==> flow/design.v <==
module mux #(parameter ADDR_WIDTH = 16) (
    output reg  [ADDR_WIDTH -1 :0] out,
    input  wire [ADDR_WIDTH -1 :0] a,
    input  wire [ADDR_WIDTH -1 :0] b,
    input  wire                    sel
);
always @(*) begin
    if (sel) begin
        out = a;
    end
    else begin
        out = b;
    end
end
endmodule
module demux #(parameter ADDR_WIDTH = 16) (
    output reg  [ADDR_WIDTH -1 :0] out1,
    output reg  [ADDR_WIDTH -1 :0] out2,
    input  wire [ADDR_WIDTH -1 :0] in,
    input  wire                    sel
);
always @(*) begin
    out1 = 'd0;
    out2 = 'd0;
    if (sel) begin
        out1 = in;
    end
    else begin
        out2 = in;
    end
end
endmodule
module RoundSaturate #(parameter    IN_WORD_LENGTH    = 9,  IN_INT_LENGTH    = 0, IN_FLOAT_LENGTH    = 8, 
                                    OUT_WORD_LENGTH   = 8, OUT_INT_LENGTH   = 0, OUT_FLOAT_LENGTH   = 7) (
    output reg  signed [OUT_WORD_LENGTH-1:0] i_round_saturated,
    output reg  signed [OUT_WORD_LENGTH-1:0] q_round_saturated,
    input  wire signed [IN_WORD_LENGTH -1:0] i_in,
    input  wire signed [IN_WORD_LENGTH -1:0] q_in
);
wire round_half_up_i;
wire round_half_up_q;
reg saturate_i;
reg saturate_q;
generate
    if (OUT_INT_LENGTH) begin
        assign round_half_up_i    = i_in[IN_FLOAT_LENGTH - OUT_FLOAT_LENGTH -1] && (~i_in[IN_FLOAT_LENGTH + OUT_INT_LENGTH -1 : IN_FLOAT_LENGTH - OUT_FLOAT_LENGTH ]);
        assign round_half_up_q    = q_in[IN_FLOAT_LENGTH - OUT_FLOAT_LENGTH -1] && (~q_in[IN_FLOAT_LENGTH + OUT_INT_LENGTH -1 : IN_FLOAT_LENGTH - OUT_FLOAT_LENGTH ]);
    end
    else begin
        assign round_half_up_i    = i_in[IN_FLOAT_LENGTH - OUT_FLOAT_LENGTH -1] && (~i_in[IN_FLOAT_LENGTH -1 : IN_FLOAT_LENGTH - OUT_FLOAT_LENGTH]); 
        assign round_half_up_q    = q_in[IN_FLOAT_LENGTH - OUT_FLOAT_LENGTH -1] && (~q_in[IN_FLOAT_LENGTH -1 : IN_FLOAT_LENGTH - OUT_FLOAT_LENGTH]);
    end
endgenerate
generate
        if (IN_INT_LENGTH>0 && OUT_INT_LENGTH >0) begin
            always @(*) begin                   
                i_round_saturated = round_half_up_i + {i_in[IN_WORD_LENGTH -1] ,    i_in[IN_FLOAT_LENGTH + OUT_INT_LENGTH -1 : IN_FLOAT_LENGTH ] ,   i_in[ IN_FLOAT_LENGTH -1 : IN_FLOAT_LENGTH - OUT_FLOAT_LENGTH ]};
                q_round_saturated = round_half_up_q + {q_in[IN_WORD_LENGTH -1] ,    q_in[IN_FLOAT_LENGTH + OUT_INT_LENGTH -1 : IN_FLOAT_LENGTH ] ,   q_in[ IN_FLOAT_LENGTH -1 : IN_FLOAT_LENGTH - OUT_FLOAT_LENGTH ]};
                if (i_in[IN_WORD_LENGTH -1]) begin
                    if (!(i_in[IN_FLOAT_LENGTH + IN_INT_LENGTH -1 : IN_FLOAT_LENGTH] == 'd0 || i_in[IN_INT_LENGTH  + IN_FLOAT_LENGTH -1 : IN_FLOAT_LENGTH + OUT_INT_LENGTH] == { ( IN_INT_LENGTH - OUT_INT_LENGTH ) {1'b1} }  )) begin
                        i_round_saturated = {i_in[IN_WORD_LENGTH -1] , { (OUT_WORD_LENGTH -1) {1'b0}} } ;
                    end
                end
                else begin
                    if (i_in[IN_INT_LENGTH  + IN_FLOAT_LENGTH -1 : IN_FLOAT_LENGTH + OUT_INT_LENGTH] ) begin
                       i_round_saturated [OUT_WORD_LENGTH -2:0] = { (OUT_WORD_LENGTH -1) {1'b1}} ;
                    end
                end
                if (q_in[IN_WORD_LENGTH -1]) begin
                    if ((!(q_in[IN_FLOAT_LENGTH + IN_INT_LENGTH -1 : IN_FLOAT_LENGTH] == 'd0 || q_in[IN_INT_LENGTH  + IN_FLOAT_LENGTH -1 : IN_FLOAT_LENGTH + OUT_INT_LENGTH] == { ( IN_INT_LENGTH - OUT_INT_LENGTH ) {1'b1} }  ))) begin
                        q_round_saturated = {q_in[IN_WORD_LENGTH -1] , { (OUT_WORD_LENGTH -1) {1'b0}} } ;
                    end
                end
                else begin
                    if (q_in[IN_INT_LENGTH + IN_FLOAT_LENGTH -1 : IN_FLOAT_LENGTH + OUT_INT_LENGTH]) begin
                       q_round_saturated [OUT_WORD_LENGTH -2:0] = { (OUT_WORD_LENGTH -1) {1'b1}};
                    end
                end 
                if (i_in == { (IN_WORD_LENGTH -1) {1'b1}}) begin
                    i_round_saturated = { (OUT_WORD_LENGTH -1) {1'b0}} ;
                end
                if (q_in == { (IN_WORD_LENGTH -1) {1'b1}}) begin
                    q_round_saturated = { (OUT_WORD_LENGTH -1) {1'b0}};
                end
            end
        end
        else if ((IN_INT_LENGTH>0) && (OUT_INT_LENGTH == 0)) begin
            always @(*) begin
                i_round_saturated = round_half_up_i + {i_in[IN_WORD_LENGTH -1] ,   i_in[ IN_FLOAT_LENGTH -1 : IN_FLOAT_LENGTH - OUT_FLOAT_LENGTH ]};
                q_round_saturated = round_half_up_q + {q_in[IN_WORD_LENGTH -1] ,   q_in[ IN_FLOAT_LENGTH -1 : IN_FLOAT_LENGTH - OUT_FLOAT_LENGTH ]};
                if (i_in[IN_WORD_LENGTH -1]) begin
                    if (!(&i_in[IN_FLOAT_LENGTH + IN_INT_LENGTH -1 : IN_FLOAT_LENGTH])) begin
                        i_round_saturated = {i_in[IN_WORD_LENGTH -1] , { (OUT_WORD_LENGTH -1) {1'b0}} };
                    end
                    if (&i_in[IN_FLOAT_LENGTH + IN_INT_LENGTH -1 : IN_FLOAT_LENGTH - OUT_FLOAT_LENGTH -1]) begin
                        i_round_saturated = { (OUT_WORD_LENGTH -1) {1'b0}};
                    end
                end
                else begin
                    if (i_in[IN_INT_LENGTH  + IN_FLOAT_LENGTH -1 : IN_FLOAT_LENGTH ]) begin
                       i_round_saturated [OUT_WORD_LENGTH -2:0] = { (OUT_WORD_LENGTH -1) {1'b1}}; 
                    end
                    if (&i_in[IN_FLOAT_LENGTH + IN_INT_LENGTH -1 : IN_FLOAT_LENGTH - OUT_FLOAT_LENGTH]) begin
                        i_round_saturated = { (OUT_WORD_LENGTH -1) {1'b1}};
                    end
                end
                if (q_in[IN_WORD_LENGTH -1]) begin
                    if (!(&q_in[IN_FLOAT_LENGTH + IN_INT_LENGTH -1 : IN_FLOAT_LENGTH])) begin
                        q_round_saturated = {q_in[IN_WORD_LENGTH -1] , { (OUT_WORD_LENGTH -1) {1'b0}} };
                    end
                    if (&q_in[IN_FLOAT_LENGTH + IN_INT_LENGTH -1 : IN_FLOAT_LENGTH - OUT_FLOAT_LENGTH -1]) begin
                        q_round_saturated = {(OUT_WORD_LENGTH -1){1'b0}};
                    end
                end
                else begin
                    if (q_in[IN_INT_LENGTH + IN_FLOAT_LENGTH -1 : IN_FLOAT_LENGTH]) begin
                       q_round_saturated [OUT_WORD_LENGTH -2:0] = { (OUT_WORD_LENGTH -1) {1'b1}};
                    end
                    if (&q_in[IN_FLOAT_LENGTH + IN_INT_LENGTH -1 : IN_FLOAT_LENGTH - OUT_FLOAT_LENGTH]) begin
                        q_round_saturated = {(OUT_WORD_LENGTH -1){1'b1}};
                    end
                end  
            end
        end
        else begin
            always @(*) begin
                i_round_saturated =   round_half_up_i +  {i_in[IN_WORD_LENGTH -1] ,i_in[ IN_FLOAT_LENGTH -1 : IN_FLOAT_LENGTH - OUT_FLOAT_LENGTH ]};
                q_round_saturated =   round_half_up_q +  {q_in[IN_WORD_LENGTH -1] ,q_in[ IN_FLOAT_LENGTH -1 : IN_FLOAT_LENGTH - OUT_FLOAT_LENGTH ]};
                if (&i_in[1+ IN_FLOAT_LENGTH -1 : IN_FLOAT_LENGTH - OUT_FLOAT_LENGTH -1]) begin
                    i_round_saturated = { (OUT_WORD_LENGTH -1) {1'b0}};
                end
                if (&q_in[1+ IN_FLOAT_LENGTH -1 : IN_FLOAT_LENGTH - OUT_FLOAT_LENGTH -1]) begin
                    q_round_saturated = { (OUT_WORD_LENGTH -1) {1'b0}};
                end
            end
        end
endgenerate
endmodule
module cmplx_mul #(parameter    IN1_WORD_LENGTH = 16, IN1_INT_LENGTH = 0, IN1_FLOAT_LENGTH = 15,         
                                IN2_WORD_LENGTH = 5,  IN2_INT_LENGTH = 0, IN2_FLOAT_LENGTH = 4,         
                                OUT_WORD_LENGTH = 12, OUT_INT_LENGTH = 0, OUT_FLOAT_LENGTH = 11 ) (     
    output wire signed [OUT_WORD_LENGTH-1:0]    out_i,
    output wire signed [OUT_WORD_LENGTH-1:0]    out_q,
    input  wire signed [IN1_WORD_LENGTH-1:0]    in1_i,
    input  wire signed [IN1_WORD_LENGTH-1:0]    in1_q,
    input  wire signed [IN2_WORD_LENGTH-1:0]    in2_i,
    input  wire signed [IN2_WORD_LENGTH-1:0]    in2_q
);
reg signed [1 + IN1_INT_LENGTH + IN2_INT_LENGTH + 2 + IN1_FLOAT_LENGTH + IN2_FLOAT_LENGTH -1:0] mul_i;
reg signed [1 + IN1_INT_LENGTH + IN2_INT_LENGTH + 2 + IN1_FLOAT_LENGTH + IN2_FLOAT_LENGTH -1:0] mul_q;
reg signed [IN2_WORD_LENGTH-1 +1 :0]    temp1;  
reg signed [IN1_WORD_LENGTH-1 +1 :0]    temp2;  
reg signed [IN1_WORD_LENGTH-1 +1 :0]    temp3;  
reg signed [1 + IN1_INT_LENGTH + IN2_INT_LENGTH + 1 + IN1_FLOAT_LENGTH + IN2_FLOAT_LENGTH -1:0]    temp11;  
reg signed [1 + IN1_INT_LENGTH + IN2_INT_LENGTH + 1 + IN1_FLOAT_LENGTH + IN2_FLOAT_LENGTH -1:0]    temp22; 
reg signed [1 + IN1_INT_LENGTH + IN2_INT_LENGTH + 1 + IN1_FLOAT_LENGTH + IN2_FLOAT_LENGTH -1:0]    temp33; 
always @(*) begin
        temp1 = in2_i + in2_q;
        temp2 = in1_i + in1_q;
        temp3 = in1_q - in1_i;
        temp11 = temp1 * in1_i;
        temp22 = temp2 * in2_q;
        temp33 = temp3 * in2_i;
        mul_i = temp11 - temp22;
        mul_q = temp11 + temp33;
end
RoundSaturate #(    .IN_WORD_LENGTH(1 + IN1_INT_LENGTH + IN2_INT_LENGTH + 2 + IN1_FLOAT_LENGTH + IN2_FLOAT_LENGTH) ,
                    .IN_INT_LENGTH(IN1_INT_LENGTH + IN2_INT_LENGTH + 2),
                    .IN_FLOAT_LENGTH(IN1_FLOAT_LENGTH + IN2_FLOAT_LENGTH),
                    .OUT_WORD_LENGTH(OUT_WORD_LENGTH), 
                    .OUT_INT_LENGTH(OUT_INT_LENGTH), 
                    .OUT_FLOAT_LENGTH(OUT_FLOAT_LENGTH) ) U0_RoundSaturate (
    .i_in(mul_i),
    .q_in(mul_q),
    .i_round_saturated(out_i),
    .q_round_saturated(out_q)
);
endmodule
module radix2 #(parameter   SAMPLE_WORD_LENGTH  = 8, SAMPLE_INT_LENGTH  = 0, SAMPLE_FLOAT_LENGTH  = 7, 
                            TWIDDLE_WORD_LENGTH = 8, TWIDDLE_INT_LENGTH = 0, TWIDDLE_FLOAT_LENGTH = 7) (
    output reg  signed [SAMPLE_WORD_LENGTH -1 :0] out1_i_reg,
    output reg  signed [SAMPLE_WORD_LENGTH -1 :0] out1_q_reg,
    output reg  signed [SAMPLE_WORD_LENGTH -1 :0] out2_i_reg,
    output reg  signed [SAMPLE_WORD_LENGTH -1 :0] out2_q_reg,
    input  wire signed [SAMPLE_WORD_LENGTH -1 :0] in1_i,
    input  wire signed [SAMPLE_WORD_LENGTH -1 :0] in1_q,
    input  wire signed [SAMPLE_WORD_LENGTH -1 :0] in2_i,
    input  wire signed [SAMPLE_WORD_LENGTH -1 :0] in2_q,
    input  wire signed [TWIDDLE_WORD_LENGTH-1 :0] twiddle1_i,
    input  wire signed [TWIDDLE_WORD_LENGTH-1 :0] twiddle1_q,
    input  wire signed [TWIDDLE_WORD_LENGTH-1 :0] twiddle2_i,
    input  wire signed [TWIDDLE_WORD_LENGTH-1 :0] twiddle2_q,
    input  wire                                   ff_en,
    input  wire                                   rst,
    input  wire                                   clk
);
reg  signed [SAMPLE_WORD_LENGTH+1 -1 :0] adder_i_out1,adder_q_out1,adder_i_out2,adder_q_out2;
wire signed [SAMPLE_WORD_LENGTH   -1 :0] out1_i,out1_q,out2_i,out2_q;
always @(posedge clk or negedge rst) begin
    if (!rst) begin
        out1_i_reg <= 'd0;
        out1_q_reg <= 'd0;
        out2_i_reg <= 'd0;
        out2_q_reg <= 'd0;
    end
    else begin
        if (ff_en) begin
            out1_i_reg <= out1_i;
            out1_q_reg <= out1_q;
            out2_i_reg <= out2_i;
            out2_q_reg <= out2_q;
        end
    end
end
always @(*) begin
    adder_i_out1  = in1_i + in2_i;
    adder_q_out1  = in1_q + in2_q;
    adder_i_out2  = in1_i - in2_i;
    adder_q_out2  = in1_q - in2_q;
end
cmplx_mul #(    .IN1_WORD_LENGTH(SAMPLE_WORD_LENGTH+1) , .IN1_INT_LENGTH(SAMPLE_INT_LENGTH+1) , .IN1_FLOAT_LENGTH(SAMPLE_FLOAT_LENGTH ) ,
                .IN2_WORD_LENGTH(TWIDDLE_WORD_LENGTH ) , .IN2_INT_LENGTH(TWIDDLE_INT_LENGTH ) , .IN2_FLOAT_LENGTH(TWIDDLE_FLOAT_LENGTH) ,
                .OUT_WORD_LENGTH(SAMPLE_WORD_LENGTH  ) , .OUT_INT_LENGTH(SAMPLE_INT_LENGTH  ) , .OUT_FLOAT_LENGTH(SAMPLE_FLOAT_LENGTH ) ) 
U1 (
    .out_i (out1_i),
    .out_q (out1_q),
    .in1_i (adder_i_out1),
    .in1_q (adder_q_out1),
    .in2_i (twiddle1_i),
    .in2_q (twiddle1_q)
);
cmplx_mul #(    .IN1_WORD_LENGTH(SAMPLE_WORD_LENGTH+1) , .IN1_INT_LENGTH(SAMPLE_INT_LENGTH+1) , .IN1_FLOAT_LENGTH(SAMPLE_FLOAT_LENGTH ) ,
                .IN2_WORD_LENGTH(TWIDDLE_WORD_LENGTH ) , .IN2_INT_LENGTH(TWIDDLE_INT_LENGTH ) , .IN2_FLOAT_LENGTH(TWIDDLE_FLOAT_LENGTH) ,
                .OUT_WORD_LENGTH(SAMPLE_WORD_LENGTH  ) , .OUT_INT_LENGTH(SAMPLE_INT_LENGTH  ) , .OUT_FLOAT_LENGTH(SAMPLE_FLOAT_LENGTH ) ) 
U2 (                    
    .out_i (out2_i),
    .out_q (out2_q),
    .in1_i (adder_i_out2),
    .in1_q (adder_q_out2),
    .in2_i (twiddle2_i),
    .in2_q (twiddle2_q)
);
endmodule
module fifo #(parameter WORD_LENGTH  = 8, FIFO_DEPTH = 8) (
    output reg  signed [WORD_LENGTH         -1 : 0] data_out,
    output wire                                     empty,
    output wire                                     full,
    output wire        [$clog2(FIFO_DEPTH)  -1 : 0] r_ptr_reg,
    output wire        [$clog2(FIFO_DEPTH)  -1 : 0] w_ptr_reg,
    input  wire signed [WORD_LENGTH         -1 : 0] data_in,
    input  wire                                     w_en,
    input  wire                                     r_en,
    input  wire                                     fft_done,
    input  wire                                     rst,
    input  wire                                     clk
);
localparam PTR_WIDTH = $clog2(FIFO_DEPTH)+1;
reg signed  [WORD_LENGTH -1 : 0] fifo [FIFO_DEPTH -1 : 0];
reg         [PTR_WIDTH   -1 : 0] w_ptr,w_ptr_temp;
reg         [PTR_WIDTH   -1 : 0] r_ptr,r_ptr_temp;
wire                             write;
wire                             read;
always @(posedge clk or negedge rst) begin
    if (!rst) begin
        data_out  <= 'd0;
        w_ptr_temp <= 'd0;
        r_ptr_temp <= 'd0;
    end
    else begin
        w_ptr_temp <= w_ptr;
        r_ptr_temp <= r_ptr;
        if (write) begin
            fifo[w_ptr_temp[PTR_WIDTH-2:0]] <= data_in;
        end
        if (read) begin
            data_out <= fifo[r_ptr_temp[PTR_WIDTH-2:0]];
        end
    end
end
always @(*) begin
    w_ptr = w_ptr_temp;
    r_ptr = r_ptr_temp;
    if (write) begin
        w_ptr = w_ptr_temp + 1'b1;
    end
    if (fft_done) begin
        r_ptr = 'd0;
    end else if (read) begin
        r_ptr = r_ptr_temp + 1'b1;
    end
end
assign full  = (w_ptr_temp[PTR_WIDTH-2:0] == r_ptr_temp[PTR_WIDTH-2:0]) &&  (w_ptr_temp[PTR_WIDTH-1] ^ r_ptr_temp[PTR_WIDTH-1]);
assign empty = (r_ptr_temp == w_ptr_temp);
assign write = w_en && !full;
assign read  = r_en && !empty;
assign w_ptr_reg = w_ptr_temp[$clog2(FIFO_DEPTH)-1 : 0];
assign r_ptr_reg = r_ptr_temp[$clog2(FIFO_DEPTH)-1 : 0];
endmodule
module twiddles #(parameter TWIDDLE_WORD_LENGTH = 8, TWIDDLE_INT_LENGTH = 0, TWIDDLE_FLOAT_LENGTH = 7) (
    output reg  signed  [TWIDDLE_WORD_LENGTH -1 : 0] twiddle_i_reg,
    output reg  signed  [TWIDDLE_WORD_LENGTH -1 : 0] twiddle_q_reg,
    input  wire         [3                   -1 : 0] address,
    input  wire         clk,
    input  wire         rst
);
reg signed [TWIDDLE_WORD_LENGTH -1 : 0] twiddle_i;
reg signed [TWIDDLE_WORD_LENGTH -1 : 0] twiddle_q;
always @(posedge clk or negedge rst) begin
    if (!rst) begin
        twiddle_i_reg <= 'd0;
        twiddle_q_reg <= 'd0;
    end
    else begin
        twiddle_i_reg <= twiddle_i;
        twiddle_q_reg <= twiddle_q;
    end
end
always @(*) begin
    case (address)
        'd0 :   begin 
                    twiddle_i = 8'b01111111; 
                    twiddle_q = 8'b00000000; 
                end
        'd1 :   begin
                    twiddle_i = 8'b01110110;  
                    twiddle_q = 8'b11001111;  
                end
        'd2 :   begin
                    twiddle_i = 8'b01011011;
                    twiddle_q = 8'b10100101;
                end 
        'd3 :   begin
                    twiddle_i = 8'b00110001;  
                    twiddle_q = 8'b10001010;  
                end
        'd4 :   begin
                    twiddle_i = 8'b00000000; 
                    twiddle_q = 8'b10000000; 
                end 
        'd5 :   begin
                    twiddle_i = 8'b11001111; 
                    twiddle_q = 8'b10001010; 
                end 
        'd6 :   begin
                    twiddle_i = 8'b10100101; 
                    twiddle_q = 8'b10100101; 
                end 
        'd7 :   begin
                    twiddle_i = 8'b10001010; 
                    twiddle_q = 8'b11001111; 
                end   
    endcase
end
endmodule
module ctrl #( parameter FIFO_DEPTH = 8) (
    output reg   [3                  -1:0]  twiddle_addr,
    output reg   [5                  -1:0]  counter_r,
    output reg                              fifo1_w_en,
    output reg                              fifo2_w_en,
    output reg                              twiddle_sel,
    output reg                              fifo1_r_en,
    output reg                              fifo2_r_en,
    output wire                             stage_num,
    output wire                             fft_done,
    output wire                             stage4,
    output wire                             idle,
    input  wire  [$clog2(FIFO_DEPTH)  -1:0] r_ptr1,
    input  wire  [$clog2(FIFO_DEPTH)  -1:0] r_ptr2,
    input  wire  [$clog2(FIFO_DEPTH)  -1:0] w_ptr1,
    input  wire  [$clog2(FIFO_DEPTH)  -1:0] w_ptr2,
    input  wire                             fft_strt,
    input  wire                             fifo1_full,
    input  wire                             fifo2_full,
    input  wire                             fifo1_empty,
    input  wire                             fifo2_empty,
    input  wire                             rst,
    input  wire                             clk
);
reg [3 -1 : 0] current_state,next_state;
reg [5 -1 : 0] counter;
reg [2 -1 : 0] stg2_counter,stg2_counter_r;
reg stage1_done, stage2_done, stage3_done, stage4_done ;
localparam  IDLE   = 3'b000,
            STAGE1 = 3'b001,
            STAGE2 = 3'b010,
            STAGE3 = 3'b011,
            STAGE4 = 3'b100;
always @(posedge clk or negedge rst) begin
    if (!rst) begin
        current_state  <= 'd0;
        counter_r      <= 'd0;
        stg2_counter_r <= 'd0;
    end
    else begin
        current_state  <= next_state;
        counter_r      <= counter;
        stg2_counter_r <= stg2_counter;
    end
end
always @(*) begin
    case (current_state)
        IDLE :      begin
                        if (fft_strt) begin
                            next_state = STAGE1;
                            counter = counter_r + 'd1;
                        end
                        else begin
                            next_state = IDLE;
                            counter    = 'd0;
                        end
                        stg2_counter   =  'd0;
                        twiddle_sel    = 1'b1;
                        twiddle_addr   =  'd0;
                        fifo1_w_en     =  'd0;
                        fifo2_w_en     =  'd0;
                        fifo1_r_en     =  'd0;
                        fifo2_r_en     =  'd0;
                        stage1_done    = 1'b0;
                        stage2_done    = 1'b0;
                        stage3_done    = 1'b0;
                        stage4_done    = 1'b0;
                    end
        STAGE1:     begin
                        stage1_done  = (w_ptr2 == 'd8);
                        stage2_done  = 1'b0;
                        stage3_done  = 1'b0;
                        stage4_done  = 1'b0;
                        twiddle_sel  = 1'b0;
                        stg2_counter =  'd0;
                        if (stage1_done) begin
                            next_state = STAGE2;
                            counter    = 'd31;
                        end
                        else begin
                            next_state = STAGE1;
                            counter    = counter_r + 1'b1;
                        end
                        if (counter_r[1:0] == 'd2) begin
                            twiddle_addr = 'd4;
                        end
                        else begin
                            twiddle_addr = 'd0;
                        end
                        fifo1_w_en  =  counter_r[1] && (w_ptr1 != 'd8);
                        fifo2_w_en  = ~counter_r[1] && (counter_r != 'd1);
                        fifo1_r_en  =  'd0;
                        fifo2_r_en  =  'd0; 
                    end
        STAGE2:     begin
                        stage1_done = 1'b0;
                        stage2_done = (r_ptr2 == 'd9) ;
                        stage3_done = 1'b0;
                        stage4_done = 1'b0;
                        if (stage2_done) begin
                            next_state = STAGE3;
                            counter    = 'd0;
                            stg2_counter = 'd0;
                        end
                        else begin
                            next_state = STAGE2;
                            counter    = counter_r + 1'b1;
                            if (stg2_counter_r < 'd3) begin  
                                stg2_counter = stg2_counter_r + 1'b1;
                            end
                            else begin
                                stg2_counter = stg2_counter_r;
                            end
                        end
                        case (counter_r[2:0])
                            'd3:  twiddle_addr = 'd0;
                            'd4:  twiddle_addr = 'd4;
                            'd5:  twiddle_addr = 'd2;
                            'd6:  twiddle_addr = 'd6; 
                            default: twiddle_addr = 'd0;
                        endcase
                        if (counter_r[2:0] > 'd5 ) begin
                            twiddle_sel  = ~counter_r[0];
                        end
                        else begin
                            twiddle_sel  = !(|counter_r[2:0]);
                        end
                        fifo1_w_en   = (counter_r[2:0] > 'd1) && (counter_r[2:0] < 'd6); 
                        fifo2_w_en   = ((counter_r[2:0] > 'd5) || (counter_r[2:0] < 'd2)) && (stg2_counter_r > 'd2);  
                        fifo1_r_en   =  counter_r[0];
                        fifo2_r_en   = ~counter_r[0];
                    end
        STAGE3:     begin
                        stage1_done  = 1'b0;
                        stage2_done  = 1'b0;
                        stage3_done  = (w_ptr2 == 'd7);
                        stage4_done  = 1'b0;
                        if (stage3_done) begin
                            next_state = STAGE4;
                            counter = 'd0;
                        end
                        else begin
                            next_state = STAGE3;
                            counter = counter_r + 'd1;
                        end
                        case (counter_r)
                            'd06:    twiddle_addr = 'd4;
                            'd07:    twiddle_addr = 'd2;
                            'd08:    twiddle_addr = 'd6;
                            'd09:    twiddle_addr = 'd1;
                            'd10:    twiddle_addr = 'd5;
                            'd11:    twiddle_addr = 'd3;
                            'd12:    twiddle_addr = 'd7;
                            default: twiddle_addr = 'd0;
                        endcase
                        stg2_counter =  'd0;
                        if (counter_r > 'd5) begin
                            twiddle_sel  = ~counter_r[0];
                        end 
                        else begin
                            twiddle_sel  = !(|counter_r);
                        end
                        fifo1_w_en   =  (counter_r < 'd8); 
                        fifo2_w_en   =  (counter_r > 'd7) && (counter_r < 'd16);
                        fifo1_r_en   =  counter_r[0];
                        fifo2_r_en   = ~counter_r[0];
                    end
        STAGE4:     begin
                        stage1_done  = 1'b0;
                        stage2_done  = 1'b0;
                        stage3_done  = 1'b0;
                        stage4_done  = (w_ptr2 == 'd0);
                        if (stage4_done) begin
                            next_state  = IDLE;
                            counter     = 'd0;
                        end
                        else begin
                            next_state  = STAGE4;
                            counter     = counter_r + 'd1;
                        end
                        twiddle_addr = 'd0;
                        twiddle_sel  = 'd0;
                        stg2_counter = 'd0;
                        fifo1_w_en   =  (counter_r < 'd8); 
                        fifo2_w_en   =  (counter_r > 'd7) && (counter_r < 'd16);
                        fifo1_r_en   =  counter_r[0];
                        fifo2_r_en   = ~counter_r[0];
                    end
        default:    begin
                        stage1_done  = 1'b0;
                        stage2_done  = 1'b0;
                        stage3_done  = 1'b0;
                        stage4_done  = 1'b0;
                        next_state   = IDLE;
                        counter      = 'd0;
                        twiddle_addr = 'd0;
                        twiddle_sel  = 'd0;
                        stg2_counter = 'd0;
                        fifo1_w_en   = 1'b0; 
                        fifo2_w_en   = 1'b0;
                        fifo1_r_en   = 1'b0;
                        fifo2_r_en   = 1'b0;
        end
    endcase
end
assign stage_num = (current_state[1] | current_state[2]);  
assign fft_done  = stage4_done;
assign stage4    = (current_state == STAGE4);
assign idle      = (current_state == IDLE);
endmodule
module fft #(parameter SAMPLE_WORD_LENGTH  = 8, SAMPLE_INT_LENGTH  = 0, SAMPLE_FLOAT_LENGTH  = 7, FIFO_DEPTH = 16) (
    output wire signed [SAMPLE_WORD_LENGTH -1 : 0]  fifo1_dout_i,
    output wire signed [SAMPLE_WORD_LENGTH -1 : 0]  fifo1_dout_q,
    output wire signed [SAMPLE_WORD_LENGTH -1 : 0]  fifo2_dout_i,
    output wire signed [SAMPLE_WORD_LENGTH -1 : 0]  fifo2_dout_q,
    input  wire signed [SAMPLE_WORD_LENGTH -1 : 0]  din_i,
    input  wire signed [SAMPLE_WORD_LENGTH -1 : 0]  din_q,
    input  wire                                     strt_pulse,
    input  wire                                     valid_in,
    input  wire                                     rst,
    input  wire                                     clk,
    output wire                                     idle,
    output wire                                     res_valid,
    output wire signed [SAMPLE_WORD_LENGTH -1 : 0]  res_i,
    output wire signed [SAMPLE_WORD_LENGTH -1 : 0]  res_q
);
localparam  TWIDDLE_WORD_LENGTH  = 8, 
            TWIDDLE_INT_LENGTH   = 0, 
            TWIDDLE_FLOAT_LENGTH = 7,
            PTR_WIDTH            = $clog2(FIFO_DEPTH);
wire in_sel;
wire signed [SAMPLE_WORD_LENGTH -1 :0] out1_i_reg;
wire signed [SAMPLE_WORD_LENGTH -1 :0] out1_q_reg;
wire signed [SAMPLE_WORD_LENGTH -1 :0] out2_i_reg;
wire signed [SAMPLE_WORD_LENGTH -1 :0] out2_q_reg;
wire signed [SAMPLE_WORD_LENGTH -1 :0] in1_i;
wire signed [SAMPLE_WORD_LENGTH -1 :0] in1_q;
wire signed [SAMPLE_WORD_LENGTH -1 :0] in2_i;
wire signed [SAMPLE_WORD_LENGTH -1 :0] in2_q;
wire signed [SAMPLE_WORD_LENGTH -1 :0] fifo1_din_i;
wire signed [SAMPLE_WORD_LENGTH -1 :0] fifo1_din_q;
wire signed [SAMPLE_WORD_LENGTH -1 :0] fifo2_din_i;
wire signed [SAMPLE_WORD_LENGTH -1 :0] fifo2_din_q;
reg  signed [SAMPLE_WORD_LENGTH -1 :0] din_i_r;
reg  signed [SAMPLE_WORD_LENGTH -1 :0] din_q_r;
wire signed [TWIDDLE_WORD_LENGTH-1 :0] twiddle1_i;
wire signed [TWIDDLE_WORD_LENGTH-1 :0] twiddle1_q;
wire signed [TWIDDLE_WORD_LENGTH-1 :0] twiddle2_i;
wire signed [TWIDDLE_WORD_LENGTH-1 :0] twiddle2_q;
wire signed [SAMPLE_WORD_LENGTH -1 :0] in_i,in_fb_i;
wire signed [SAMPLE_WORD_LENGTH -1 :0] in_q,in_fb_q;
reg valid_in_r,valid_in_r_r,valid_in_r_r_r,strt_pulse_r;
wire [5                  -1 : 0] counter;
wire [SAMPLE_WORD_LENGTH -1 : 0] temp_i, temp_q;
wire [PTR_WIDTH          -1 : 0] r_ptr1,r_ptr2,w_ptr1,w_ptr2;
mux #(.ADDR_WIDTH(SAMPLE_WORD_LENGTH)) mux_U3 (
    .out(in_fb_i),
    .a  (fifo2_dout_i),
    .b  (fifo1_dout_i),
    .sel(counter[0])
);
mux #(.ADDR_WIDTH(SAMPLE_WORD_LENGTH)) mux_U4 (
    .out(in_fb_q),
    .a  (fifo2_dout_q),
    .b  (fifo1_dout_q),
    .sel(counter[0])
);
wire stage_num;
mux #(.ADDR_WIDTH(SAMPLE_WORD_LENGTH)) mux_U5 (
    .out(in_i),
    .a  (in_fb_i),
    .b  (din_i_r),
    .sel(stage_num)
);
mux #(.ADDR_WIDTH(SAMPLE_WORD_LENGTH)) mux_U6 (
    .out(in_q),
    .a  (in_fb_q),
    .b  (din_q_r),
    .sel(stage_num)
);
demux #(.ADDR_WIDTH(SAMPLE_WORD_LENGTH)) demux_U0 (
    .out1(in2_i ),
    .out2(in1_i ),
    .in  (in_i ),
    .sel (counter[0])
);
demux #(.ADDR_WIDTH(SAMPLE_WORD_LENGTH)) demux_U1 (
    .out1(in2_q ),
    .out2(in1_q ),
    .in  (in_q  ),
    .sel (counter[0])
);
reg signed [TWIDDLE_WORD_LENGTH -1 : 0] twiddle1_i_r,twiddle1_q_r;
reg signed [SAMPLE_WORD_LENGTH  -1 : 0] in1_i_r,in1_q_r;
radix2 #(   .SAMPLE_WORD_LENGTH (SAMPLE_WORD_LENGTH), .SAMPLE_INT_LENGTH (SAMPLE_INT_LENGTH), .SAMPLE_FLOAT_LENGTH (SAMPLE_FLOAT_LENGTH),
            .TWIDDLE_WORD_LENGTH(TWIDDLE_WORD_LENGTH), .TWIDDLE_INT_LENGTH(TWIDDLE_INT_LENGTH), .TWIDDLE_FLOAT_LENGTH(TWIDDLE_FLOAT_LENGTH)) radix2_U0 (
    .out1_i_reg(out1_i_reg),
    .out1_q_reg(out1_q_reg),
    .out2_i_reg(out2_i_reg),
    .out2_q_reg(out2_q_reg),
    .in1_i     (in1_i_r),
    .in1_q     (in1_q_r),
    .in2_i     (in2_i),
    .in2_q     (in2_q),
    .twiddle1_i(twiddle1_i_r),
    .twiddle1_q(twiddle1_q_r),
    .twiddle2_i(twiddle2_i),
    .twiddle2_q(twiddle2_q),
    .ff_en     (counter[0]),
    .rst       (rst),
    .clk       (clk)
);
mux #(.ADDR_WIDTH(SAMPLE_WORD_LENGTH)) mux_U0 (
    .out(temp_i),
    .a  (out2_i_reg),
    .b  (out1_i_reg),
    .sel(counter[0])
);
mux #(.ADDR_WIDTH(SAMPLE_WORD_LENGTH)) mux_U1 (
    .out(temp_q),
    .a  (out2_q_reg ),
    .b  (out1_q_reg ),
    .sel(counter[0])
);
wire [SAMPLE_WORD_LENGTH*2 -1 : 0] fifo1_dout,fifo2_dout;
wire fifo1_full,fifo2_full,fifo1_w_en,fifo2_w_en,fifo1_r_en,fifo2_r_en,fifo1_empty,fifo2_empty;
demux #(.ADDR_WIDTH(SAMPLE_WORD_LENGTH)) demux_U2 (
    .out1(fifo1_din_i),
    .out2(fifo2_din_i),
    .in  (temp_i ),
    .sel (fifo1_w_en)
);
demux #(.ADDR_WIDTH(SAMPLE_WORD_LENGTH)) demux_U3 (
    .out1(fifo1_din_q),
    .out2(fifo2_din_q),
    .in  (temp_q ),
    .sel (fifo1_w_en)
);
wire fft_done;
fifo #(.WORD_LENGTH(2 * SAMPLE_WORD_LENGTH), .FIFO_DEPTH(FIFO_DEPTH)) fifo_U0 (
    .data_out  (fifo1_dout),
    .empty     (fifo1_empty),
    .full      (fifo1_full),
    .r_ptr_reg (r_ptr1),
    .w_ptr_reg (w_ptr1),
    .data_in   ({fifo1_din_i,fifo1_din_q}),
    .w_en      (fifo1_w_en && valid_in_r_r_r),
    .r_en      (fifo1_r_en),
    .fft_done  (fft_done),
    .rst       (rst),
    .clk       (clk)
); 
fifo #(.WORD_LENGTH(2 * SAMPLE_WORD_LENGTH), .FIFO_DEPTH(FIFO_DEPTH)) fifo_U1 (
    .data_out  (fifo2_dout),
    .empty     (fifo2_empty),
    .full      (fifo2_full),
    .r_ptr_reg (r_ptr2),
    .w_ptr_reg (w_ptr2),
    .data_in   ({fifo2_din_i,fifo2_din_q}),
    .w_en      (fifo2_w_en && valid_in_r_r_r),
    .r_en      (fifo2_r_en),
    .fft_done  (fft_done),
    .rst       (rst),
    .clk       (clk)
);
wire [TWIDDLE_WORD_LENGTH -1 : 0] twiddle_i_reg,twiddle_q_reg;
wire [3                   -1 : 0] address;
twiddles #(.TWIDDLE_WORD_LENGTH(TWIDDLE_WORD_LENGTH), .TWIDDLE_INT_LENGTH(TWIDDLE_INT_LENGTH), .TWIDDLE_FLOAT_LENGTH(TWIDDLE_FLOAT_LENGTH) ) twiddles_U0 (
    .twiddle_i_reg (twiddle_i_reg),
    .twiddle_q_reg (twiddle_q_reg),
    .address       (address),
    .clk           (clk),
    .rst           (rst)
);
wire            twiddle_sel;
wire            stage4;
ctrl #(.FIFO_DEPTH (FIFO_DEPTH)) ctrl_U0 (
    .twiddle_addr  (address),
    .counter_r     (counter),
    .fifo1_w_en    (fifo1_w_en),
    .fifo2_w_en    (fifo2_w_en),
    .r_ptr1        (r_ptr1),
    .r_ptr2        (r_ptr2),
    .w_ptr1        (w_ptr1),
    .w_ptr2        (w_ptr2),
    .twiddle_sel   (twiddle_sel),
    .fifo1_r_en    (fifo1_r_en),
    .fifo2_r_en    (fifo2_r_en),
    .stage_num     (stage_num),
    .stage4        (stage4),
    .idle          (idle),
    .fft_done      (fft_done),
    .fft_strt   (strt_pulse_r),
    .fifo1_full    (fifo1_full),
    .fifo2_full    (fifo2_full),
    .fifo1_empty   (fifo1_empty),
    .fifo2_empty   (fifo2_empty),
    .rst           (rst),
    .clk           (clk)
);
demux #(.ADDR_WIDTH(TWIDDLE_WORD_LENGTH)) demux_U4 (
    .out1(twiddle1_i ),
    .out2(twiddle2_i ),
    .in  (twiddle_i_reg),
    .sel (twiddle_sel)
);
demux #(.ADDR_WIDTH(TWIDDLE_WORD_LENGTH)) demux_U5 (
    .out1(twiddle1_q ),
    .out2(twiddle2_q ),
    .in  (twiddle_q_reg),
    .sel (twiddle_sel)
);
always @(posedge clk or negedge rst) begin
    if (!rst) begin
        twiddle1_i_r    <= 'd0;
        twiddle1_q_r    <= 'd0;
        in1_i_r         <= 'd0;
        in1_q_r         <= 'd0;
        din_i_r         <= 'd0;
        din_q_r         <= 'd0;
        valid_in_r      <= 'd0;
        valid_in_r_r    <= 'd0;
        valid_in_r_r_r  <= 'd0;
        strt_pulse_r    <= 'd0;
    end
    else begin
        if (twiddle_sel) begin
            twiddle1_i_r <= twiddle1_i;
            twiddle1_q_r <= twiddle1_q;
        end
        in1_i_r        <= in1_i;
        in1_q_r        <= in1_q;
        din_i_r        <= din_i;
        din_q_r        <= din_q;
        valid_in_r     <= valid_in;
        valid_in_r_r   <= valid_in_r;
        valid_in_r_r_r <= valid_in_r_r;
        strt_pulse_r   <= strt_pulse;
    end
end
assign fifo1_dout_i = $signed(fifo1_dout[2*SAMPLE_WORD_LENGTH -1 : SAMPLE_WORD_LENGTH]);
assign fifo1_dout_q = $signed(fifo1_dout[  SAMPLE_WORD_LENGTH -1 : 0                 ]);
assign fifo2_dout_i = $signed(fifo2_dout[2*SAMPLE_WORD_LENGTH -1 : SAMPLE_WORD_LENGTH]);
assign fifo2_dout_q = $signed(fifo2_dout[  SAMPLE_WORD_LENGTH -1 : 0                 ]);
assign res_valid = stage4 && valid_in_r_r_r && ((fifo1_w_en && !fifo1_full) || (fifo2_w_en && !fifo2_full));
assign res_i     = temp_i;
assign res_q     = temp_q;
endmodule
module fft16 (
    input  wire              clk,
    input  wire              rst_n,
    input  wire              start,
    input  wire signed [8:0] din_i,
    input  wire signed [8:0] din_q,
    output wire              ready,
    output wire              dout_valid,
    output wire signed [8:0] dout_i,
    output wire signed [8:0] dout_q
);
wire signed [8:0] fifo1_dout_i, fifo1_dout_q, fifo2_dout_i, fifo2_dout_q;
fft #(.SAMPLE_WORD_LENGTH(9), .SAMPLE_INT_LENGTH(0), .SAMPLE_FLOAT_LENGTH(8), .FIFO_DEPTH(16)) u_fft (
    .fifo1_dout_i (fifo1_dout_i),
    .fifo1_dout_q (fifo1_dout_q),
    .fifo2_dout_i (fifo2_dout_i),
    .fifo2_dout_q (fifo2_dout_q),
    .din_i        (din_i),
    .din_q        (din_q),
    .strt_pulse   (start),
    .valid_in     (1'b1),
    .rst          (rst_n),
    .clk          (clk),
    .idle         (ready),
    .res_valid    (dout_valid),
    .res_i        (dout_i),
    .res_q        (dout_q)
);
endmodule
--- tool output ---
=== From RTL to reports: fft16 ===
Tool output for the design above before and after an edit, in the order of the flow.
"before" refers to lines of the RTL above, "after" to lines of the edited file.
"difference": "after" minus "before" as printed here.
Operators carry their Yosys type and port widths (W data, S select, Z words).
Library cell names are shortened.
A cell with n/a has no value.

* Top module: fft16
* Clock: clk
* Standard-cell library: sky130hd
* Library corner: tt_025C_1v80

=== The edit ===
Unified diff, file above to edited file.
A script made this edit. It changes what the design does and was not meant as an optimisation.

<pre>
@@ -581,5 +581,5 @@
 localparam  TWIDDLE_WORD_LENGTH  = 8, 
             TWIDDLE_INT_LENGTH   = 0, 
-            TWIDDLE_FLOAT_LENGTH = 7,
+            TWIDDLE_FLOAT_LENGTH = 14,
             PTR_WIDTH            = $clog2(FIFO_DEPTH);
 wire in_sel;
</pre>

=== Word-level counts ===
Source: Yosys, flattened and elaborated. Widths are those after wreduce. Registers that Yosys merges into a memory's read port (data or address) are not register bits. Print and check cells do not count.
Yosys's memory passes give these memory sizes; they may raise the number of words (mostly to a power of two), join words into wider ones and drop unused or constant bits.

{| class="wikitable"
|+ Word-level totals
! what !! before !! after !! difference
|-
| flip-flop bits (word level) || 742 || 742 || 0
|-
| bits in read-only memories || 120 || 120 || 0
|-
| word width x clocked read ports || 15 || 15 || 0
|-
| bits of input ports || 21 || 21 || 0
|-
| memories kept || 1 || 1 || 0
|-
| output and inout bits || 20 || 20 || 0
|-
| word-level cells || 347 || 347 || 0
|}

{| class="wikitable"
|+ Cells by class
! what !! before !! after !! difference
|-
| bitwise operators || 9 || 9 || 0
|-
| reduce/logical cells || 89 || 89 || 0
|-
| multiplexer cells || 69 || 69 || 0
|-
| $mul || 6 || 6 || 0
|-
| equal/unequal tests || 82 || 82 || 0
|-
| add/subtract/negate cells || 25 || 25 || 0
|-
| magnitude comparators || 10 || 10 || 0
|}

{| class="wikitable"
|+ Memory list
! what !! before !! after
|-
| shape (words x width / read and write ports) || 8 x 15 bit 1R0W || 8 x 15 bit 1R0W
|}

{| class="wikitable"
|+ Operators with widths
! operator !! before !! after !! difference
|-
| $mul A11 B8 Y18 || 4 || 0 || -4
|-
| $mul A11 B8 Y19 || 0 || 4 || +4
|-
| $add A18 B18 Y19 || 2 || 0 || -2
|-
| $mul A9 B10 Y18 || 2 || 0 || -2
|-
| $sub A18 B18 Y19 || 2 || 0 || -2
|-
| $add A25 B25 Y26 || 0 || 2 || +2
|-
| $mul A9 B10 Y19 || 0 || 2 || +2
|-
| $sub A25 B25 Y26 || 0 || 2 || +2
|-
| $reduce_and A3 Y1 || 36 || 36 || 0
|-
| $eq A4 B4 Y1 const B || 32 || 32 || 0
|-
| $mux W9 || 30 || 30 || 0
|-
| $logic_and A1 B1 Y1 || 17 || 17 || 0
|-
| $eq A4 B3 Y1 const B || 16 || 16 || 0
|-
| $mux W5 || 9 || 9 || 0
|-
| $eq A4 B2 Y1 const B || 8 || 8 || 0
|-
| $logic_not A1 Y1 || 7 || 7 || 0
|-
| $mux W1 || 7 || 7 || 0
|-
| $add A5 B1 Y5 const B || 6 || 6 || 0
|-
| $mux W8 || 6 || 6 || 0
|-
| $eq A5 B4 Y1 const B || 5 || 5 || 0
|-
| $add A1 B9 Y9 || 4 || 4 || 0
|-
| $eq A3 B3 Y1 const B || 4 || 4 || 0
|-
| $eq A4 B1 Y1 const B || 4 || 4 || 0
|-
| $logic_and A1 B8 Y1 || 4 || 4 || 0
|-
| $logic_not A4 Y1 || 4 || 4 || 0
|-
| $mux W2 || 4 || 4 || 0
|-
| $not A8 Y8 || 4 || 4 || 0
|-
| $reduce_and A11 Y1 || 4 || 4 || 0
|}

Not every row of either side is listed.

=== Depth ===
Depth = most cells in a row (Yosys ltp): at word level without a register or memory, in the mapped netlist without a sequential cell, where the memories' decode and read muxes count.

{| class="wikitable"
|+ Depth
! what !! before !! after !! difference
|-
| depth in word-level cells || 14 || 14 || 0
|-
| ABC_AREA || 0 || 0 || n/a
|-
| gate-level depth with buffers || 55 || 60 || +5
|-
| gate-level depth less buffers || 51 || 55 || +4
|}

=== Synthesis result ===
The flow's flattened synthesis, as Yosys stat reports it; memories are mapped. The netlist is that of the ABC_AREA named above (0 if unset); the other value can give another one.

{| class="wikitable"
|+ Cell types
! cell type !! before !! after !! difference
|-
| nor2_1 || 368 || 318 || -50
|-
| nand2_1 || 374 || 347 || -27
|-
| a21oi_1 || 170 || 191 || +21
|-
| o21bai_1 || 34 || 54 || +20
|-
| fa_1 || 410 || 428 || +18
|-
| ha_1 || 394 || 411 || +17
|-
| nor2b_1 || 47 || 62 || +15
|-
| xor2_1 || 90 || 76 || -14
|-
| a211oi_1 || 4 || 17 || +13
|-
| o21ai_0 || 145 || 133 || -12
|-
| nand3_1 || 64 || 73 || +9
|-
| o2bb2ai_1 || 15 || 6 || -9
|-
| nor3b_1 || 10 || 1 || -9
|-
| clkbuf_1 || 135 || 143 || +8
|-
| a21o_1 || 37 || 45 || +8
|-
| o21ai_1 || 2 || 10 || +8
|-
| inv_1 || 659 || 652 || -7
|-
| xnor2_1 || 197 || 190 || -7
|}

Not every row of either side is listed.

{| class="wikitable"
|+ Mapped netlist
! what !! before !! after !! difference
|-
| mapped area (mm^2) || 0.0529045 || 0.0530021 || +0.0000976
|-
| sequential area (mm^2) || 0.0215006 || 0.0215006 || 0.0000000
|-
| standard cells after synthesis || 4821 || 4778 || -43
|-
| buffer cells || 153 || 161 || +8
|-
| mapped flip-flops || 744 || 744 || 0
|}

By module: a second synthesis without flattening, with its own total; a netlist apart from the flattened one above.

{| class="wikitable"
|+ Unflattened totals
! what !! before !! after !! difference
|-
| cell total of the unflattened synthesis || 5352 || 5107 || -245
|-
| area (unflattened synthesis) (mm^2) || 0.0583022 || 0.0579693 || -0.0003329
|}

Each row is one instance without its submodules.

{| class="wikitable"
|+ Modules, before
! module !! area (mm^2) !! times used !! cells
|-
| fifo || 0.0124257 || 2 || 772
|-
| cmplx_mul || 0.0122505 || 2 || 1467
|-
| radix2 || 0.002879 || 1 || 291
|-
| fft || 0.0016841 || 1 || 80
|-
| RoundSaturate || 0.0006243 || 2 || 88
|-
| ctrl #(FIFO_DEPTH=16) || 0.0009296 || 1 || 114
|-
| mux #(ADDR_WIDTH=9) || 0.0001464 || 6 || 10
|-
| twiddles || 0.000553 || 1 || 42
|-
| demux #(ADDR_WIDTH=9) || 0.0001339 || 4 || 19
|-
| demux #(ADDR_WIDTH=8) || 0.0001189 || 2 || 17
|-
| fft16 || 0.0000038 || 1 || 1
|}

{| class="wikitable"
|+ Modules, after
! module !! area (mm^2) !! times used !! cells
|-
| fifo || 0.0124257 || 2 || 772
|-
| cmplx_mul || 0.012034 || 2 || 1341
|-
| radix2 || 0.0029791 || 1 || 298
|-
| fft || 0.0016841 || 1 || 80
|-
| RoundSaturate || 0.0006243 || 2 || 88
|-
| ctrl #(FIFO_DEPTH=16) || 0.0009296 || 1 || 114
|-
| mux #(ADDR_WIDTH=9) || 0.0001464 || 6 || 10
|-
| twiddles || 0.000553 || 1 || 42
|-
| demux #(ADDR_WIDTH=9) || 0.0001339 || 4 || 19
|-
| demux #(ADDR_WIDTH=8) || 0.0001189 || 2 || 17
|-
| fft16 || 0.0000038 || 1 || 1
|}

=== Timing after synthesis ===
Source: OpenSTA report_checks on the synthesized netlist (no wires, ideal clock, input and output delay 20% of the period each), path of least setup slack; recovery checks are left aside. Register names are those of the netlist, which keeps one name where synthesis merged equal registers.

{| class="wikitable"
|+ Path after synthesis
! what !! before !! after !! difference
|-
| kind || reg-to-reg || reg-to-reg || n/a
|-
| from || register u_fft.ctrl_U0.counter_r[0] || register u_fft.ctrl_U0.counter_r[0] || n/a
|-
| to || register u_fft.radix2_U0.out2_q_reg[7] || register u_fft.radix2_U0.out2_i_reg[4] || n/a
|-
| time at the first pin (ps) || 0 || 0 || 0
|-
| stages || 49 || 50 || +1
|-
| period (ps) || 10000 || 10000 || 0
|-
| arrival time (ps) || 10856 || 11919 || +1063
|-
| delay of the path (ps) || 10955 || 12053 || +1098
|-
| setup time (ps) || 99 || 134 || +35
|-
| path slack (ps) || -956 || -2053 || -1097
|-
| path buffers || 5 || 5 || 0
|-
| synthesis period reached (ps) || 10956 || 12053 || +1097
|}

"delay of the path" is the arrival time less input delay plus setup time.
"stages": output pins that drive a net of the path, with the launching flip-flop's if there is one; two outputs of one cell count as two.
"synthesis period reached" is the clock period less the worst setup slack; recovery checks do not enter. This is arithmetic on one report: input and output delays are still those of the set period (20% each).
Between the ends stands the longest chain of elaborated cells between them, by number of cells; it is not shown to be the way that was timed. Of several equally long chains one is given.
Each line given opens the expression or statement behind the cell; cells for indexed reads and writes are added by Yosys, which also makes memories of some case tables.

On the way, after synthesis, before:
* Path through: dfrtp_1 > buf_6 > inv_1 > clkbuf_1 > clkbuf_1 > ha_1 > nor2b_1 > a211o_1 > a21oi_1 > clkbuf_1 > buf_1 > nand2_1 > inv_1 > ha_1 > fa_1 > a21o_1 > a21oi_1 > nor2_1 > [13 not listed] > a21oi_1 > ha_1 > nor2_1 > a31o_2 > a31oi_2 > a21o_1 > maj3_2 > a21o_2 > and4_4 > o21ai_0 > nor2_1 > nor2_1 > ha_1 > nand3_2 > a2111oi_0 > a211oi_2 > xnor2_1 > a311oi_1
* Length of the longest elaborated chain: 14

{| class="wikitable"
|+ RTL lines, path after synthesis, before
! what !! line !! text
|-
| start: declaration || 357 || <nowiki>output reg   [5                  -1:0]  counter_r,</nowiki>
|-
| start: assignment || 391 || <nowiki>counter_r      <= 'd0;</nowiki>
|-
| start: assignment || 396 || <nowiki>counter_r      <= counter;</nowiki>
|-
| $reduce_or A5 Y1 || 515 || <nowiki>twiddle_sel  = !(|counter_r);</nowiki>
|-
| $logic_not A1 Y1 || 515 ||
|-
| $mux W1 || 511 || <nowiki>if (counter_r > 'd5) begin</nowiki>
|-
| $pmux W1 S3 || 401 || <nowiki>case (current_state)</nowiki>
|-
| $mux W8 || 25 || <nowiki>if (sel) begin</nowiki>
|-
| $add A8 B8 Y9 || 158 || <nowiki>temp1 = in2_i + in2_q;</nowiki>
|-
| $mul A9 B10 Y18 || 161 || <nowiki>temp11 = temp1 * in1_i;</nowiki>
|-
| $add A18 B18 Y19 || 165 || <nowiki>mul_q = temp11 + temp33;</nowiki>
|-
| $not A8 Y8 || 51 || <nowiki>assign round_half_up_q    = q_in[IN_FLOAT_LENGTH - OUT_FLOAT_LENGTH -1] && (~q_in[IN_FLOAT_LENGTH -1 : IN_FLOA ...</nowiki>
|-
| $logic_and A1 B8 Y1 || 51 ||
|-
| $add A1 B9 Y9 || 90 || <nowiki>q_round_saturated = round_half_up_q + {q_in[IN_WORD_LENGTH -1] ,   q_in[ IN_FLOAT_LENGTH -1 : IN_FLOAT_LENGTH ...</nowiki>
|-
| $mux W8 || 116 || <nowiki>if (q_in[IN_INT_LENGTH + IN_FLOAT_LENGTH -1 : IN_FLOAT_LENGTH]) begin</nowiki>
|-
| $mux W9 || 119 || <nowiki>if (&q_in[IN_FLOAT_LENGTH + IN_INT_LENGTH -1 : IN_FLOAT_LENGTH - OUT_FLOAT_LENGTH]) begin</nowiki>
|-
| $mux W9 || 107 || <nowiki>if (q_in[IN_WORD_LENGTH -1]) begin</nowiki>
|-
| end: assignment || 204 || <nowiki>out2_q_reg <= 'd0;</nowiki>
|-
| end: assignment || 211 || <nowiki>out2_q_reg <= out2_q;</nowiki>
|-
| end: declaration || 184 || <nowiki>output reg  signed [SAMPLE_WORD_LENGTH -1 :0] out2_q_reg,</nowiki>
|}

On the way, after synthesis, after:
* Path through: dfrtp_1 > buf_2 > inv_1 > clkbuf_1 > clkbuf_1 > ha_1 > mux2i_4 > o21ai_0 > a21oi_1 > clkbuf_1 > clkbuf_1 > nand2_1 > inv_1 > ha_1 > maj3_1 > maj3_1 > maj3_1 > nand3_1 > [14 not listed] > xnor2_1 > ha_1 > nand4_1 > nor2_1 > a311o_1 > a211oi_4 > o211ai_4 > maj3_4 > maj3_4 > maj3_4 > o31ai_4 > a41oi_1 > ha_1 > ha_1 > and4_1 > a31oi_1 > xnor2_1 > o31ai_2
* Length of the longest elaborated chain: 14

{| class="wikitable"
|+ RTL lines, path after synthesis, after
! what !! line !! text
|-
| start: declaration || 357 || <nowiki>output reg   [5                  -1:0]  counter_r,</nowiki>
|-
| start: assignment || 391 || <nowiki>counter_r      <= 'd0;</nowiki>
|-
| start: assignment || 396 || <nowiki>counter_r      <= counter;</nowiki>
|-
| $reduce_or A5 Y1 || 515 || <nowiki>twiddle_sel  = !(|counter_r);</nowiki>
|-
| $logic_not A1 Y1 || 515 ||
|-
| $mux W1 || 511 || <nowiki>if (counter_r > 'd5) begin</nowiki>
|-
| $pmux W1 S3 || 401 || <nowiki>case (current_state)</nowiki>
|-
| $mux W8 || 25 || <nowiki>if (sel) begin</nowiki>
|-
| $add A8 B8 Y9 || 158 || <nowiki>temp1 = in2_i + in2_q;</nowiki>
|-
| $mul A9 B10 Y19 || 161 || <nowiki>temp11 = temp1 * in1_i;</nowiki>
|-
| $sub A25 B25 Y26 || 164 || <nowiki>mul_i = temp11 - temp22;</nowiki>
|-
| $not A8 Y8 || 50 || <nowiki>assign round_half_up_i    = i_in[IN_FLOAT_LENGTH - OUT_FLOAT_LENGTH -1] && (~i_in[IN_FLOAT_LENGTH -1 : IN_FLOA ...</nowiki>
|-
| $logic_and A1 B8 Y1 || 50 ||
|-
| $add A1 B9 Y9 || 89 || <nowiki>i_round_saturated = round_half_up_i + {i_in[IN_WORD_LENGTH -1] ,   i_in[ IN_FLOAT_LENGTH -1 : IN_FLOAT_LENGTH ...</nowiki>
|-
| $mux W8 || 100 || <nowiki>if (i_in[IN_INT_LENGTH  + IN_FLOAT_LENGTH -1 : IN_FLOAT_LENGTH ]) begin</nowiki>
|-
| $mux W9 || 103 || <nowiki>if (&i_in[IN_FLOAT_LENGTH + IN_INT_LENGTH -1 : IN_FLOAT_LENGTH - OUT_FLOAT_LENGTH]) begin</nowiki>
|-
| $mux W9 || 91 || <nowiki>if (i_in[IN_WORD_LENGTH -1]) begin</nowiki>
|-
| end: assignment || 203 || <nowiki>out2_i_reg <= 'd0;</nowiki>
|-
| end: assignment || 210 || <nowiki>out2_i_reg <= out2_i;</nowiki>
|-
| end: declaration || 183 || <nowiki>output reg  signed [SAMPLE_WORD_LENGTH -1 :0] out2_i_reg,</nowiki>
|}

=== Path in the finished layout ===
From the final timing report of the runs of pair 1: the path of least setup slack in the routed layout; clock arrival at registers is part of the times.
The report prints the path's times to 10 ps; the period is as set.

{| class="wikitable"
|+ Path post-layout
! what !! before !! after !! difference
|-
| kind || reg-to-reg || reg-to-reg || n/a
|-
| from || register u_fft.ctrl_U0.current_state[2] || register u_fft.ctrl_U0.counter_r[0] || n/a
|-
| to || register u_fft.radix2_U0.out1_q_reg[7] || register u_fft.radix2_U0.out2_i_reg[8] || n/a
|-
| stages || 46 || 48 || +2
|-
| setup time (ps) || 80 || 70 || -10
|-
| arrival time (ps) || 10330 || 10860 || +530
|-
| period (ps) || 10000 || 10000 || 0
|-
| path buffers || 4 || 3 || -1
|-
| time at the first pin (ps) || 620 || 660 || +40
|-
| path slack (ps) || 220 || -300 || -520
|}

Between the ends stands the longest chain of elaborated cells between them, by number of cells; it is not shown to be the way that was timed. Of several equally long chains one is given.

On the way, post-layout, before:
* Path through: dfrtp_2 > or2_4 > buf_4 > and2_0 > o21ai_2 > ha_4 > inv_1 > a21oi_2 > o21a_1 > xor2_2 > buf_4 > ha_4 > inv_2 > a21o_1 > a21oi_2 > nor2_1 > nor2_2 > buf_4 > [10 not listed] > ha_1 > xnor2_2 > ha_2 > or3_1 > nor3_2 > o31a_1 > xnor2_1 > and2_1 > a21boi_1 > ha_2 > nand3b_1 > mux2i_2 > o311ai_4 > or4b_1 > nand4_1 > xor2_1 > a21oi_1 > a21oi_1
* Length of the longest elaborated chain: 13

{| class="wikitable"
|+ RTL lines, path post-layout, before
! what !! line !! text
|-
| start: declaration || 379 || <nowiki>reg [3 -1 : 0] current_state,next_state;</nowiki>
|-
| start: assignment || 390 || <nowiki>current_state  <= 'd0;</nowiki>
|-
| start: assignment || 395 || <nowiki>current_state  <= next_state;</nowiki>
|-
| $or A1 B1 Y1 || 560 || <nowiki>assign stage_num = (current_state[1] | current_state[2]);</nowiki>
|-
| $mux W9 || 8 || <nowiki>if (sel) begin</nowiki>
|-
| $mux W9 || 25 || <nowiki>if (sel) begin</nowiki>
|-
| $add A9 B9 Y10 || 217 || <nowiki>adder_q_out1  = in1_q + in2_q;</nowiki>
|-
| $sub A10 B10 Y11 || 160 || <nowiki>temp3 = in1_q - in1_i;</nowiki>
|-
| $mul A11 B8 Y18 || 163 || <nowiki>temp33 = temp3 * in2_i;</nowiki>
|-
| $add A18 B18 Y19 || 165 || <nowiki>mul_q = temp11 + temp33;</nowiki>
|-
| $not A8 Y8 || 51 || <nowiki>assign round_half_up_q    = q_in[IN_FLOAT_LENGTH - OUT_FLOAT_LENGTH -1] && (~q_in[IN_FLOAT_LENGTH -1 : IN_FLOA ...</nowiki>
|-
| $logic_and A1 B8 Y1 || 51 ||
|-
| $add A1 B9 Y9 || 90 || <nowiki>q_round_saturated = round_half_up_q + {q_in[IN_WORD_LENGTH -1] ,   q_in[ IN_FLOAT_LENGTH -1 : IN_FLOAT_LENGTH ...</nowiki>
|-
| $mux W8 || 116 || <nowiki>if (q_in[IN_INT_LENGTH + IN_FLOAT_LENGTH -1 : IN_FLOAT_LENGTH]) begin</nowiki>
|-
| $mux W9 || 119 || <nowiki>if (&q_in[IN_FLOAT_LENGTH + IN_INT_LENGTH -1 : IN_FLOAT_LENGTH - OUT_FLOAT_LENGTH]) begin</nowiki>
|-
| $mux W9 || 107 || <nowiki>if (q_in[IN_WORD_LENGTH -1]) begin</nowiki>
|-
| end: assignment || 202 || <nowiki>out1_q_reg <= 'd0;</nowiki>
|-
| end: assignment || 209 || <nowiki>out1_q_reg <= out1_q;</nowiki>
|-
| end: declaration || 182 || <nowiki>output reg  signed [SAMPLE_WORD_LENGTH -1 :0] out1_q_reg,</nowiki>
|}

On the way, post-layout, after:
* Path through: dfrtp_4 > ha_4 > o21ba_4 > mux2i_4 > o21ai_2 > a21oi_4 > buf_6 > nand2_8 > inv_4 > ha_4 > maj3_2 > maj3_2 > maj3_2 > nand3_4 > o21ai_4 > xnor2_2 > or2_4 > fa_1 > [12 not listed] > ha_1 > nand4_1 > nor2_1 > a311o_1 > a211oi_4 > o211ai_4 > maj3_4 > maj3_4 > maj3_4 > o31ai_4 > a41oi_2 > ha_2 > ha_4 > buf_6 > nor2_2 > o211ai_1 > buf_4 > o21ai_1
* Length of the longest elaborated chain: 14

{| class="wikitable"
|+ RTL lines, path post-layout, after
! what !! line !! text
|-
| start: declaration || 357 || <nowiki>output reg   [5                  -1:0]  counter_r,</nowiki>
|-
| start: assignment || 391 || <nowiki>counter_r      <= 'd0;</nowiki>
|-
| start: assignment || 396 || <nowiki>counter_r      <= counter;</nowiki>
|-
| $reduce_or A5 Y1 || 515 || <nowiki>twiddle_sel  = !(|counter_r);</nowiki>
|-
| $logic_not A1 Y1 || 515 ||
|-
| $mux W1 || 511 || <nowiki>if (counter_r > 'd5) begin</nowiki>
|-
| $pmux W1 S3 || 401 || <nowiki>case (current_state)</nowiki>
|-
| $mux W8 || 25 || <nowiki>if (sel) begin</nowiki>
|-
| $add A8 B8 Y9 || 158 || <nowiki>temp1 = in2_i + in2_q;</nowiki>
|-
| $mul A9 B10 Y19 || 161 || <nowiki>temp11 = temp1 * in1_i;</nowiki>
|-
| $sub A25 B25 Y26 || 164 || <nowiki>mul_i = temp11 - temp22;</nowiki>
|-
| $not A8 Y8 || 50 || <nowiki>assign round_half_up_i    = i_in[IN_FLOAT_LENGTH - OUT_FLOAT_LENGTH -1] && (~i_in[IN_FLOAT_LENGTH -1 : IN_FLOA ...</nowiki>
|-
| $logic_and A1 B8 Y1 || 50 ||
|-
| $add A1 B9 Y9 || 89 || <nowiki>i_round_saturated = round_half_up_i + {i_in[IN_WORD_LENGTH -1] ,   i_in[ IN_FLOAT_LENGTH -1 : IN_FLOAT_LENGTH ...</nowiki>
|-
| $mux W9 || 92 || <nowiki>if (!(&i_in[IN_FLOAT_LENGTH + IN_INT_LENGTH -1 : IN_FLOAT_LENGTH])) begin</nowiki>
|-
| $mux W9 || 95 || <nowiki>if (&i_in[IN_FLOAT_LENGTH + IN_INT_LENGTH -1 : IN_FLOAT_LENGTH - OUT_FLOAT_LENGTH -1]) begin</nowiki>
|-
| $mux W9 || 91 || <nowiki>if (i_in[IN_WORD_LENGTH -1]) begin</nowiki>
|-
| end: assignment || 203 || <nowiki>out2_i_reg <= 'd0;</nowiki>
|-
| end: assignment || 210 || <nowiki>out2_i_reg <= out2_i;</nowiki>
|-
| end: declaration || 183 || <nowiki>output reg  signed [SAMPLE_WORD_LENGTH -1 :0] out2_i_reg,</nowiki>
|}

=== Measured runs ===
Both versions went through the flow (Yosys, OpenROAD) with the same settings in each pair. Constraints: input delay and output delay 20% of the set period each, output load 0.01 pF.

Settings, pair 1:
* period_ns: 10.0
* CAP_MARGIN: 20
* CORE_MARGIN: 2
* CORE_UTILIZATION: 40
* SLEW_MARGIN: 20

{| class="wikitable"
|+ Results, pair 1
! what !! before !! after !! difference
|-
| post-route utilization || 0.483 || 0.502 || +0.019
|-
| worst setup slack after layout (ps) || 218 || -297 || -515
|-
| worst-case hold slack (ps) || 355 || 353 || -2
|-
| post-synthesis cell area (mm^2) || 0.0529045 || 0.0530021 || +0.0000976
|-
| total die area (mm^2) || 0.135185 || 0.135431 || +0.000246
|-
| standard-cell area after layout (mm^2) || 0.063377 || 0.0660496 || +0.0026726
|-
| period reached (ps) || 9782 || 10297 || +515
|-
| sum of negative setup slack (ps) || 0 || -2364 || -2364
|}

Settings, pair 2:
* ABC_AREA: 0
* CELL_PAD_IN_SITES_DETAIL_PLACEMENT: 0
* CORE_UTILIZATION: 40
* GPL_ROUTABILITY_DRIVEN: 1
* PLACE_DENSITY_LB_ADDON: 0.28
* SETUP_SLACK_MARGIN: -0.55
* period_ns: 13.9
* CAP_MARGIN: 20
* CORE_MARGIN: 2
* SLEW_MARGIN: 20

{| class="wikitable"
|+ Results, pair 2
! what !! before !! after !! difference
|-
| post-route utilization || 0.445 || 0.444 || -0.001
|-
| worst setup slack after layout (ps) || 1935 || 1092 || -843
|-
| worst-case hold slack (ps) || 345 || 344 || -1
|-
| post-synthesis cell area (mm^2) || 0.0529045 || 0.0530021 || +0.0000976
|-
| total die area (mm^2) || 0.135185 || 0.135431 || +0.000246
|-
| standard-cell area after layout (mm^2) || 0.0584198 || 0.058361 || -0.0000588
|-
| period reached (ps) || 11965 || 12808 || +843
|-
| sum of negative setup slack (ps) || 0 || 0 || 0
|}

"period reached" = clock period - worst setup slack. The figure is calculated, with input and output delays left at 20% of the set period.
--- end ---
